==> flow/design.v <==
module SUBWAY(
    clk,
    rst_n,
    in_valid,
    init,
    in0,
    in1,
    in2,
    in3,
    out_valid,
    out
);
input clk, rst_n;
input in_valid;
input [1:0] init;
input [1:0] in0, in1, in2, in3; 
output reg       out_valid;
output reg [1:0] out;
parameter s_idle = 2'd0;
parameter s_input = 2'd1;
parameter s_cul = 2'd2;
parameter s_output = 2'd3;
genvar NN;
genvar MM;
integer i;
integer j;
parameter IDX = 9;
reg [1:0]current_state;
reg [1:0]next_state;
reg [1:0]init_pos;
reg [5:0]cnt;
reg [1:0]is_road;
reg [1:0] reg_dif;
reg [1:0]move;
wire UorD;
reg reg_UorD;
wire [1:0]dif1;
wire [1:0]dif2;
wire [1:0]dif;
reg [1:0] next_dif;
reg [1:0]next_pos;
reg [1:0]cur_pos;
reg [1:0] next_step[2:0];
wire [1:0]in_wire[3:0];
reg [1:0]in_a[IDX:0];
reg [1:0]in_b[IDX:0];
reg [1:0]in_c[IDX:0];
reg [1:0]in_d[IDX:0];
reg [1:0]out_pipe[54:0];
reg [1:0]road;
always@(posedge clk or negedge rst_n)begin
	if(!rst_n)
        current_state <= s_idle;
    else
        current_state <= next_state;
end
always@(*)begin
	case(current_state)
		s_idle: if(in_valid) next_state = s_input;
				else next_state = s_idle;
		s_input:if (cnt == 6'd7) next_state = s_cul;
				else next_state = s_input;
		s_cul:	if (cnt == 6'd62) next_state = s_output;
				else next_state = s_cul;				
		s_output: if (cnt == 6'd63) next_state = s_idle;
				else next_state = s_output;
		default: next_state = current_state;
	endcase 
end
always @(posedge clk or negedge rst_n) begin
    if(!rst_n)begin
		init_pos <= 2'd0;
    end   
    else
		case(current_state)
			s_idle: if(in_valid)begin
				init_pos <= init;
			end
			default: init_pos <= init_pos;
		endcase
end
always@(posedge clk or negedge rst_n)begin
	if(!rst_n)
        cnt <= 6'b0;
    else
		case(current_state)
			s_idle: cnt <= 6'd0;
			s_input: cnt <= cnt+6'd1;
			s_cul: if(cnt == 6'd62 ) cnt <= 6'd0;
					else cnt <= cnt+6'd1;
			s_output: if(cnt == 6'd63) cnt <= 6'd0;
					else cnt <= cnt+6'd1;
			default: cnt <= cnt;
		endcase
end
always@(posedge clk or negedge rst_n)begin
	if(!rst_n)
        out_valid <= 1'b0;
    else
		case(current_state)
			s_idle: out_valid <= 1'd0;
			s_input: out_valid <= 1'd0;
			s_output: 
				if(cnt == 6'd63) out_valid <= 1'd0;
				else   out_valid <= 1'd1;
			default: out_valid <= 1'd0;
		endcase
end
assign UorD = (cur_pos < road)?1'd0: 1'd1;  
assign dif1 = (cur_pos < road)?road: cur_pos;  
assign dif2 = (cur_pos < road)?cur_pos: road;
assign dif = dif1 - dif2;
always @(posedge clk or negedge rst_n) begin
	if(!rst_n)begin
        reg_UorD <= 2'd0;
    end 
	else begin
		reg_UorD <= UorD;
	end
end
always@(*)begin
	case(cur_pos)
	2'd0: begin
		next_step[0] = 2'b11;
		next_step[1] = in_a[1];
		next_step[2] = in_b[1];
	end
	2'd1: begin
		next_step[0] = in_a[1];
		next_step[1] = in_b[1];
		next_step[2] = in_c[1];
	end
	2'd2: begin
		next_step[0] = in_b[1];
		next_step[1] = in_c[1];
		next_step[2] = in_d[1];
	end
	2'd3: begin
		next_step[0] = in_c[1];
		next_step[1] = in_d[1];
		next_step[2] = 2'b11;
	end
	default: begin
		next_step[0] = in_c[1];
		next_step[1] = in_d[1];
		next_step[2] = 2'b11;
	end
	endcase
end
always@(*)begin
	if (dif != 2'd0) begin
		case(reg_UorD)
		1'd0: 
			case(next_step[2])
			2'd0: move = 2'b01;
			2'd1,
			2'd2,
			2'd3: 
				case(next_step[1])
				2'd0,
				2'd2: move = 2'd0;
				2'd1: move = 2'b11;
				default: move = 2'b0;
				endcase
			default: move = 2'b0;
			endcase
		1'd1: 
			case(next_step[0])
			2'd0: move = 2'b10;
			2'd1,
			2'd2,
			2'd3: 
				case(next_step[1])
				2'd0,
				2'd2: move = 2'd0;
				2'd1: move = 2'b11;
				default: move = 2'b0;
				endcase
			default: move = 2'b0;
			endcase
		default: move = 2'b0;
		endcase
	end
	else begin
		case(next_step[1])
		2'd0,
		2'd2: move = 2'd00;
		2'd1: move = 2'b11;
		default: move = 2'd0;  
		endcase
	end
end
always@(*)begin
	case(cur_pos)
	2'd0:begin
		case (move) 
		2'd1:
			next_pos = 2'd1;
		default:
			next_pos = 2'd0;
		endcase
	end 
	2'd1:begin
		case (move) 
		2'd1:
			next_pos = 2'd2;
		2'd2:
			next_pos = 2'd0;
		default:
			next_pos = 2'd1;
		endcase
	end
	2'd2:begin
		case (move) 
		2'd1:
			next_pos = 2'd3;
		2'd2:
			next_pos = 2'd1;
		default:
			next_pos = 2'd2;
		endcase
	end
	2'd3:begin
		case (move) 
		2'd2:
			next_pos = 2'd2;
		default:
			next_pos = 2'd3;
		endcase
	end
	default:next_pos = cur_pos;
	endcase
end
always@(*)begin
	if (in_b[8] == 2'd0)begin
		is_road = 2'd1;
	end
	else if (in_c[8] == 2'd0)begin
		is_road = 2'd2;
	end
	else if (in_a[8] == 2'd0)begin
		is_road = 2'd0;
	end
	else if (in_d[8] == 2'd0)begin
		is_road = 2'd3;
	end
	else begin
		is_road = 2'd1;
	end
end
always@(posedge clk)begin
	if(!rst_n)begin
        road <= 2'd0;
    end 
	else begin
		case(cnt[2:0])
		3'd0: 
			road <= is_road;
		default: road <= road;
		endcase
	end
end
always @(posedge clk or negedge rst_n) begin
	if(!rst_n)begin
        cur_pos <= 2'd0;
    end 
	else begin
		case(current_state)
		s_idle: cur_pos <= 2'd0;
		s_input: cur_pos <= init_pos;
		s_cul,
		s_output: cur_pos <= next_pos;
		default: cur_pos <= cur_pos;
		endcase
	end
end
always @(posedge clk or negedge rst_n) begin
	if(!rst_n)begin
        out <= 2'd0;
    end 
	else begin
		case(current_state)
		s_idle: out <= 2'd0;
		s_input: out <= 2'd0;
		s_output: 
			if(cnt == 6'd63) out <= 2'd0;
			else out <= out_pipe[0]; 
		default: out <= 2'd0;
		endcase
	end
end
always @(posedge clk or negedge rst_n) begin
	if(!rst_n)begin
		for (i=0; i<55; i=i+1)begin
			out_pipe[i]<=2'd0; 
		end
    end 
	else begin
		case(current_state)
		s_idle: begin
			for (i=0; i<55; i=i+1)begin
				out_pipe[i]<=2'd0; 
			end
		end
		s_output,
		s_cul: begin
			out_pipe[54] <= move;
			for (i=0; i<54; i=i+1)begin
				out_pipe[i]<=out_pipe[i+1]; 
			end
		end
		default: begin
			for (i=0; i<55; i=i+1)begin
				out_pipe[i]<=2'd0; 
			end
		end
		endcase
	end
end
always @(posedge clk or negedge rst_n) begin
    if(!rst_n)begin
        for (i = 0; i<IDX; i=i+1)begin
			in_a[i]<=2'd0;
		end
    end   
    else
		case(current_state)
			s_idle: if(in_valid)begin
						in_a[IDX-1]<=in0;
						for (i = 0; i<IDX-1; i=i+1)begin
							in_a[i]<=in_a[i+1];
						end
					end
					else begin 
						for (i = 0; i<IDX; i=i+1)begin
							in_a[i]<=in_a[i];
						end
					end
			s_input,
			s_cul:if(in_valid)begin
						in_a[IDX-1]<=in0;
						for (i = 0; i<IDX-1; i=i+1)begin
							in_a[i]<=in_a[i+1];
						end
					end
					else begin 
						for (i = 0; i<IDX; i=i+1)begin
							in_a[i]<=in_a[i];
						end
					end
			s_output:begin
				if(in_valid)begin
					in_a[IDX-1]<= in0;
				end
				else begin
					in_a[IDX-1]<= 2'd0;
				end
				for (i = 0; i<IDX-1; i=i+1)begin
					in_a[i]<=in_a[i+1];
				end
			end
			default: begin 
						for (i = 0; i<IDX; i=i+1)begin
							in_a[i]<=in_a[i];
						end
					end
		endcase
end
always @(posedge clk or negedge rst_n) begin
    if(!rst_n)begin
        for (i = 0; i<IDX; i=i+1)begin
			in_b[i]<=2'd0;
		end
    end   
    else
		case(current_state)
			s_idle: if(in_valid)begin
						in_b[IDX-1]<=in1;
						for (i = 0; i<IDX-1; i=i+1)begin
							in_b[i]<=in_b[i+1];
						end
					end
					else begin 
						for (i = 0; i<IDX; i=i+1)begin
							in_b[i]<=in_b[i];
						end
					end
			s_input,
			s_cul:if(in_valid)begin
						in_b[IDX-1]<=in1;
						for (i = 0; i<IDX-1; i=i+1)begin
							in_b[i]<=in_b[i+1];
						end
					end
					else begin 
						for (i = 0; i<IDX; i=i+1)begin
							in_b[i]<=in_b[i];
						end
					end
			s_output:begin
				if(in_valid)begin
					in_b[IDX-1]<= in1;
				end
				else begin
					in_b[IDX-1]<= 2'd0;
				end
				for (i = 0; i<IDX-1; i=i+1)begin
					in_b[i]<=in_b[i+1];
				end
			end
			default: begin 
						for (i = 0; i<IDX; i=i+1)begin
							in_b[i]<=in_b[i];
						end
					end
		endcase
end
always @(posedge clk or negedge rst_n) begin
    if(!rst_n)begin
        for (i = 0; i<IDX; i=i+1)begin
			in_c[i]<=2'd0;
		end
    end   
    else
		case(current_state)
			s_idle: if(in_valid)begin
						in_c[IDX-1]<=in2;
						for (i = 0; i<IDX-1; i=i+1)begin
							in_c[i]<=in_c[i+1];
						end
					end
					else begin 
						for (i = 0; i<IDX; i=i+1)begin
							in_c[i]<=in_c[i];
						end
					end
			s_input,
			s_cul:if(in_valid)begin
						in_c[IDX-1]<=in2;
						for (i = 0; i<IDX-1; i=i+1)begin
							in_c[i]<=in_c[i+1];
						end
					end
					else begin 
						for (i = 0; i<IDX; i=i+1)begin
							in_c[i]<=in_c[i];
						end
					end
			s_output:begin
				if(in_valid)begin
					in_c[IDX-1]<= in2;
				end
				else begin
					in_c[IDX-1]<= 2'd0;
				end
				for (i = 0; i<IDX-1; i=i+1)begin
					in_c[i]<=in_c[i+1];
				end
			end
			default: begin 
						for (i = 0; i<IDX; i=i+1)begin
							in_c[i]<=in_c[i];
						end
					end
		endcase
end
always @(posedge clk or negedge rst_n) begin
    if(!rst_n)begin
        for (i = 0; i<IDX; i=i+1)begin
			in_d[i]<=2'd0;
		end
    end   
    else
		case(current_state)
			s_idle: if(in_valid)begin
						in_d[IDX-1]<=in3;
						for (i = 0; i<IDX-1; i=i+1)begin
							in_d[i]<=in_d[i+1];
						end
					end
					else begin 
						for (i = 0; i<IDX; i=i+1)begin
							in_d[i]<=in_d[i];
						end
					end
			s_input,
			s_cul:if(in_valid)begin
						in_d[IDX-1]<=in3;
						for (i = 0; i<IDX-1; i=i+1)begin
							in_d[i]<=in_d[i+1];
						end
					end
					else begin 
						for (i = 0; i<IDX; i=i+1)begin
							in_d[i]<=in_d[i];
						end
					end
			s_output:begin
				if(in_valid)begin
					in_d[IDX-1]<= in3;
				end
				else begin
					in_d[IDX-1]<= 2'd0;
				end
				for (i = 0; i<IDX-1; i=i+1)begin
					in_d[i]<=in_d[i+1];
				end
			end
			default: begin 
						for (i = 0; i<IDX; i=i+1)begin
							in_d[i]<=in_d[i];
						end
					end
		endcase
end
endmodule
Wiki page: SUBWAY / tool data

* From RTL to reports: SUBWAY *
Tool output for the design above before and after an edit, in the order of the flow.
Lines under "original" count in the file above, lines under "edited" in the edited file.
"change": "edited" minus "original" as printed here.
Operators: Yosys type, input widths -> output width; for muxes data width and select width s.
Library cell names are shortened.
Not given: -

inputs
  top module = SUBWAY
  clock = clk
  cell library = sky130hd
  corner = tt_025C_1v80

* Diff *
The edit as a unified diff against the file above.
This change comes from a script, not from a designer. The edited design behaves differently; no optimisation was intended.

begin of diff
@@ -318,11 +318,5 @@
 	end
 end
-always @(posedge clk or negedge rst_n) begin
-    if(!rst_n)begin
-        for (i = 0; i<IDX; i=i+1)begin
-			in_a[i]<=2'd0;
-		end
-    end   
-    else
+always @(posedge clk) begin
 		case(current_state)
 			s_idle: if(in_valid)begin
end of diff

* Word-level counts *
Yosys after proc, flatten, opt, wreduce and memory -nomap, before mapping. Print and check cells are not counted. Equal cells are merged and count once.

cells by class
  element                           original  edited  change
  order comparisons                 1         1       0
  mux-type cells                    156       156     0
  reductions and logical operators  15        15      0
  bitwise operators                 1         1       0
  equal/unequal tests               19        19      0
  $add $sub $neg                    2         2       0

Operator kinds equal on both sides are left out: 22.

bit counts
  element                          original  edited  change
  word-level cells                 289       289     0
  register bits after elaboration  192       192     0
  output and inout bits            3         3       0

* Depth *
Depth = most cells in a row (Yosys ltp): at word level without a register or memory, in the mapped netlist without a sequential cell, where the memories' decode and read muxes count.

logic depth
  element                        original  edited  change
  depth after elaboration        11        11      0
  ABC_AREA                       0         0       -
  gate-level depth with buffers  12        12      0
  mapped depth without buffers   11        11      0

* Mapped cells and area *
Source: synth_stat.txt of the flow (Yosys; design flattened, memories mapped). It holds for the ABC_AREA given above (unset counts as 0); a run with the other value may have another netlist.

cell types
  cell      original  edited  change
  mux2_2    49        8       -41
  mux2_4    0         30      +30
  dfrtp_1   191       175     -16
  edfxtp_1  0         16      +16
  buf_4     5         0       -5
  nand2_1   23        19      -4
  buf_6     1         5       +4
  mux2_1    10        7       -3
  o21ai_0   11        9       -2
  and2_1    2         4       +2
  nor2b_1   113       112     -1
  inv_1     11        12      +1
  buf_2     4         3       -1
  nor3_2    2         1       -1
  a21boi_1  1         0       -1
  and4_1    1         0       -1
  nor2_4    1         0       -1
  a21boi_0  0         1       +1

Cell types equal on both sides are left out: 33.
Not every row of either side is listed.

synthesis totals
  element                            original  edited  change
  cell area after synthesis (sq um)  7026.7    7074.3  +47.6
  buffer cells                       22        20      -2
  standard cells after synthesis     498       479     -19
  flip-flop cells                    194       194     0

* Worst setup path after synthesis *
Path of least setup slack by OpenSTA after synthesis, without wires, with an ideal clock, recovery checks aside; 20% of the period is set as input and as output delay. Where synthesis merged equal registers, the netlist keeps one of their names.

timing post-synthesis
  element                              original                edited                  change
  path type                            flip-flop to flip-flop  flip-flop to flip-flop  -
  from                                 register cur_pos[0]     register cur_pos[0]     -
  to                                   register cur_pos[0]     register cur_pos[0]     -
  path slack (ns)                      0.349                   0.349                   0.000
  data required time (ns)              2.363                   2.363                   0.000
  period (ns)                          2.5                     2.5                     0.0
  data arrival time (ns)               2.014                   2.014                   0.000
  stages on the path                   10                      10                      0
  buffers on the path                  1                       1                       0
  path delay (ns)                      2.151                   2.151                   0.000
  launch time at the first pin (ns)    0.000                   0.000                   0.000
  period reached after synthesis (ns)  2.151                   2.151                   0.000

"path delay" is the arrival time less input delay plus setup time.
"stages on the path": output pins that drive a net of the path, with the launching flip-flop's if there is one; two outputs of one cell count as two.
"period reached after synthesis" = period - worst setup slack (recovery checks aside). The figure is calculated, with input and output delays left at 20% of the set period.
Between the ends stands the longest chain of elaborated cells between them, by number of cells; it is not shown to be the way that was timed. Of several equally long chains one is given.
A line is the first line of the expression or statement that the cell stems from. Yosys adds cells for indexed reads and writes and turns some case tables into memories.
At most two assigning lines are given for a register; there are more.

between the ends, post-synthesis, original
  cell sequence = dfrtp_1 -> buf_6 -> inv_4 -> mux4_2 -> a2bb2oi_2 -> inv_1 -> ha_1 -> mux2_2 -> a21oi_1 -> o21ai_0
  cells in the longest elaborated chain = 11
  elaborated cells on any way between the ends = 36
  those cells by class = add/sub (1); compare (1); eq/ne (12); mux (16); reduce/logical (6)

RTL lines, path post-synthesis, original
  element             RTL line  source
  start: declaration  42        reg [1:0]cur_pos;
  start: assignment   270       s_input: cur_pos <= init_pos;
  start: assignment   272       s_output: cur_pos <= next_pos;
  $eq 2x2->1          122       case(cur_pos)
  $pmux 2 s4          122
  $eq 2x1->1          173       case(next_step[1])
  $mux 2              173
  $pmux 2 s2          168       case(next_step[0])
  $pmux 2 s2          152       case(reg_UorD)
  $mux 2              151       if (dif != 2'd0) begin
  $eq 2x2->1          224       case (move)
  $mux 1              224
  $pmux 2 s4          194       case(cur_pos)
  $pmux 2 s3          268       case(current_state)
  end: assignment     270
  end: assignment     272
  end: declaration    42

between the ends, post-synthesis, edited
  cell sequence = dfrtp_1 -> buf_6 -> inv_4 -> mux4_2 -> a2bb2oi_2 -> inv_1 -> ha_1 -> mux2_2 -> a21oi_1 -> o21ai_0
  cells in the longest elaborated chain = 11
  elaborated cells on any way between the ends = 36
  those cells by class = add/sub (1); compare (1); eq/ne (12); mux (16); reduce/logical (6)

RTL lines, path post-synthesis, edited
  element             RTL line  source
  start: declaration  42        reg [1:0]cur_pos;
  start: assignment   270       s_input: cur_pos <= init_pos;
  start: assignment   272       s_output: cur_pos <= next_pos;
  $eq 2x2->1          122       case(cur_pos)
  $pmux 2 s4          122
  $eq 2x1->1          173       case(next_step[1])
  $mux 2              173
  $pmux 2 s2          168       case(next_step[0])
  $pmux 2 s2          152       case(reg_UorD)
  $mux 2              151       if (dif != 2'd0) begin
  $eq 2x2->1          224       case (move)
  $mux 1              224
  $pmux 2 s4          194       case(cur_pos)
  $pmux 2 s3          268       case(current_state)
  end: assignment     270
  end: assignment     272
  end: declaration    42

* Path in the finished layout *
Path of least setup slack in the final report of each run of pair 1 (OpenROAD, finished layout, wires in). Where an end is a register, its clock arrival counts in the times.

timing post-layout
  element                            original                edited                  change
  path type                          flip-flop to flip-flop  flip-flop to flip-flop  -
  from                               register cur_pos[1]     register in_c[1][0]     -
  to                                 register cur_pos[0]     register cur_pos[0]     -
  period (ns)                        2.32                    2.32                    0.00
  data arrival time (ns)             2.54                    2.49                    -0.05
  launch time at the first pin (ns)  0.42                    0.42                    0.00
  stages on the path                 9                       9                       0
  path slack (ns)                    0.07                    0.13                    +0.06
  data required time (ns)            2.61                    2.62                    +0.01
  buffers on the path                1                       0                       -1

Between the ends stands the longest chain of elaborated cells between them, by number of cells; it is not shown to be the way that was timed. Of several equally long chains one is given.
At most two assigning lines are given for a register; there are more.

between the ends, post-layout, original
  cell sequence = dfrtp_2 -> buf_6 -> o31ai_4 -> nand4b_1 -> o22ai_2 -> ha_4 -> mux2_2 -> a21oi_2 -> o21ai_1
  cells in the longest elaborated chain = 11
  elaborated cells on any way between the ends = 36
  those cells by class = add/sub (1); compare (1); eq/ne (12); mux (16); reduce/logical (6)

RTL lines, path post-layout, original
  element             RTL line  source
  start: declaration  42        reg [1:0]cur_pos;
  start: assignment   270       s_input: cur_pos <= init_pos;
  start: assignment   272       s_output: cur_pos <= next_pos;
  $eq 2x2->1          122       case(cur_pos)
  $pmux 2 s4          122
  $eq 2x1->1          173       case(next_step[1])
  $mux 2              173
  $pmux 2 s2          168       case(next_step[0])
  $pmux 2 s2          152       case(reg_UorD)
  $mux 2              151       if (dif != 2'd0) begin
  $eq 2x2->1          224       case (move)
  $mux 1              224
  $pmux 2 s4          194       case(cur_pos)
  $pmux 2 s3          268       case(current_state)
  end: assignment     270
  end: assignment     272
  end: declaration    42

between the ends, post-layout, edited
  cell sequence = dfrtp_2 -> nor2b_1 -> mux4_2 -> a2bb2oi_2 -> inv_1 -> ha_4 -> mux2_2 -> a21oi_1 -> o21ai_0
  cells in the longest elaborated chain = 10
  elaborated cells on any way between the ends = 27
  those cells by class = eq/ne (9); mux (14); reduce/logical (4)

RTL lines, path post-layout, edited
  element             RTL line  source
  start: declaration  47        reg [1:0]in_c[IDX:0];
  start: assignment   423       in_c[i]<=in_c[i+1];
  start: assignment   428       in_c[i]<=in_c[i];
  $pmux 2 s4          122       case(cur_pos)
  $eq 2x1->1          173       case(next_step[1])
  $mux 2              173
  $pmux 2 s2          168       case(next_step[0])
  $pmux 2 s2          152       case(reg_UorD)
  $mux 2              151       if (dif != 2'd0) begin
  $eq 2x2->1          224       case (move)
  $mux 1              224
  $pmux 2 s4          194       case(cur_pos)
  $pmux 2 s3          268       case(current_state)
  end: assignment     270       s_input: cur_pos <= init_pos;
  end: assignment     272       s_output: cur_pos <= next_pos;
  end: declaration    42        reg [1:0]cur_pos;

* Flow runs *
Runs of the flow (Yosys, OpenROAD) on both versions; the two runs of a pair have the same settings. The constraints put input and output delay at 20% of the set period each and load the outputs with 0.01 pF.

flow settings, pair 1
  period_ns = 2.32
  CAP_MARGIN = 20
  CORE_MARGIN = 2
  CORE_UTILIZATION = 40
  SLEW_MARGIN = 20

results, pair 1
  element                                    original  edited   change
  lowest setup slack (ns)                    0.067     0.133    +0.066
  worst hold slack in the final report (ns)  0.455     0.421    -0.034
  std-cell area (final layout) (sq um)       8167.8    8192.9   +25.1
  achieved period (ns)                       2.253     2.187    -0.066
  die footprint (sq um)                      18643.2   18764.9  +121.7
  netlist area reported by Yosys (sq um)     7026.7    7074.3   +47.6
  total power after layout (mW)              8.690     8.871    +0.181
  setup total negative slack (ns)            0.000     0.000    0.000
  final design utilization (%)               47.4      47.4     0.0

flow settings, pair 2
  CORE_ASPECT_RATIO = 1.05
  CORE_UTILIZATION = 51
  GPL_ROUTABILITY_DRIVEN = 1
  MAX_ROUTING_LAYER = met5
  TNS_END_PERCENT = 40
  period_ns = 4.14
  CAP_MARGIN = 20
  CORE_MARGIN = 2
  SLEW_MARGIN = 20

results, pair 2
  element                                 original  edited   change
  lowest setup slack (ns)                 1.788     1.705    -0.083
  std-cell area (final layout) (sq um)    7940.1    7973.9   +33.8
  achieved period (ns)                    2.352     2.435    +0.083
  die footprint (sq um)                   14733.4   14829.4  +96.0
  netlist area reported by Yosys (sq um)  7026.7    7074.3   +47.6
  total power after layout (mW)           4.734     4.789    +0.055
  setup total negative slack (ns)         0.000     0.000    0.000
  final design utilization (%)            59.5      58.2     -1.3

"achieved period" means the clock period less the worst setup slack. The figure is calculated, with input and output delays left at 20% of the set period.
"total power after layout" is the tool's figure for a default switching activity; nothing was simulated.
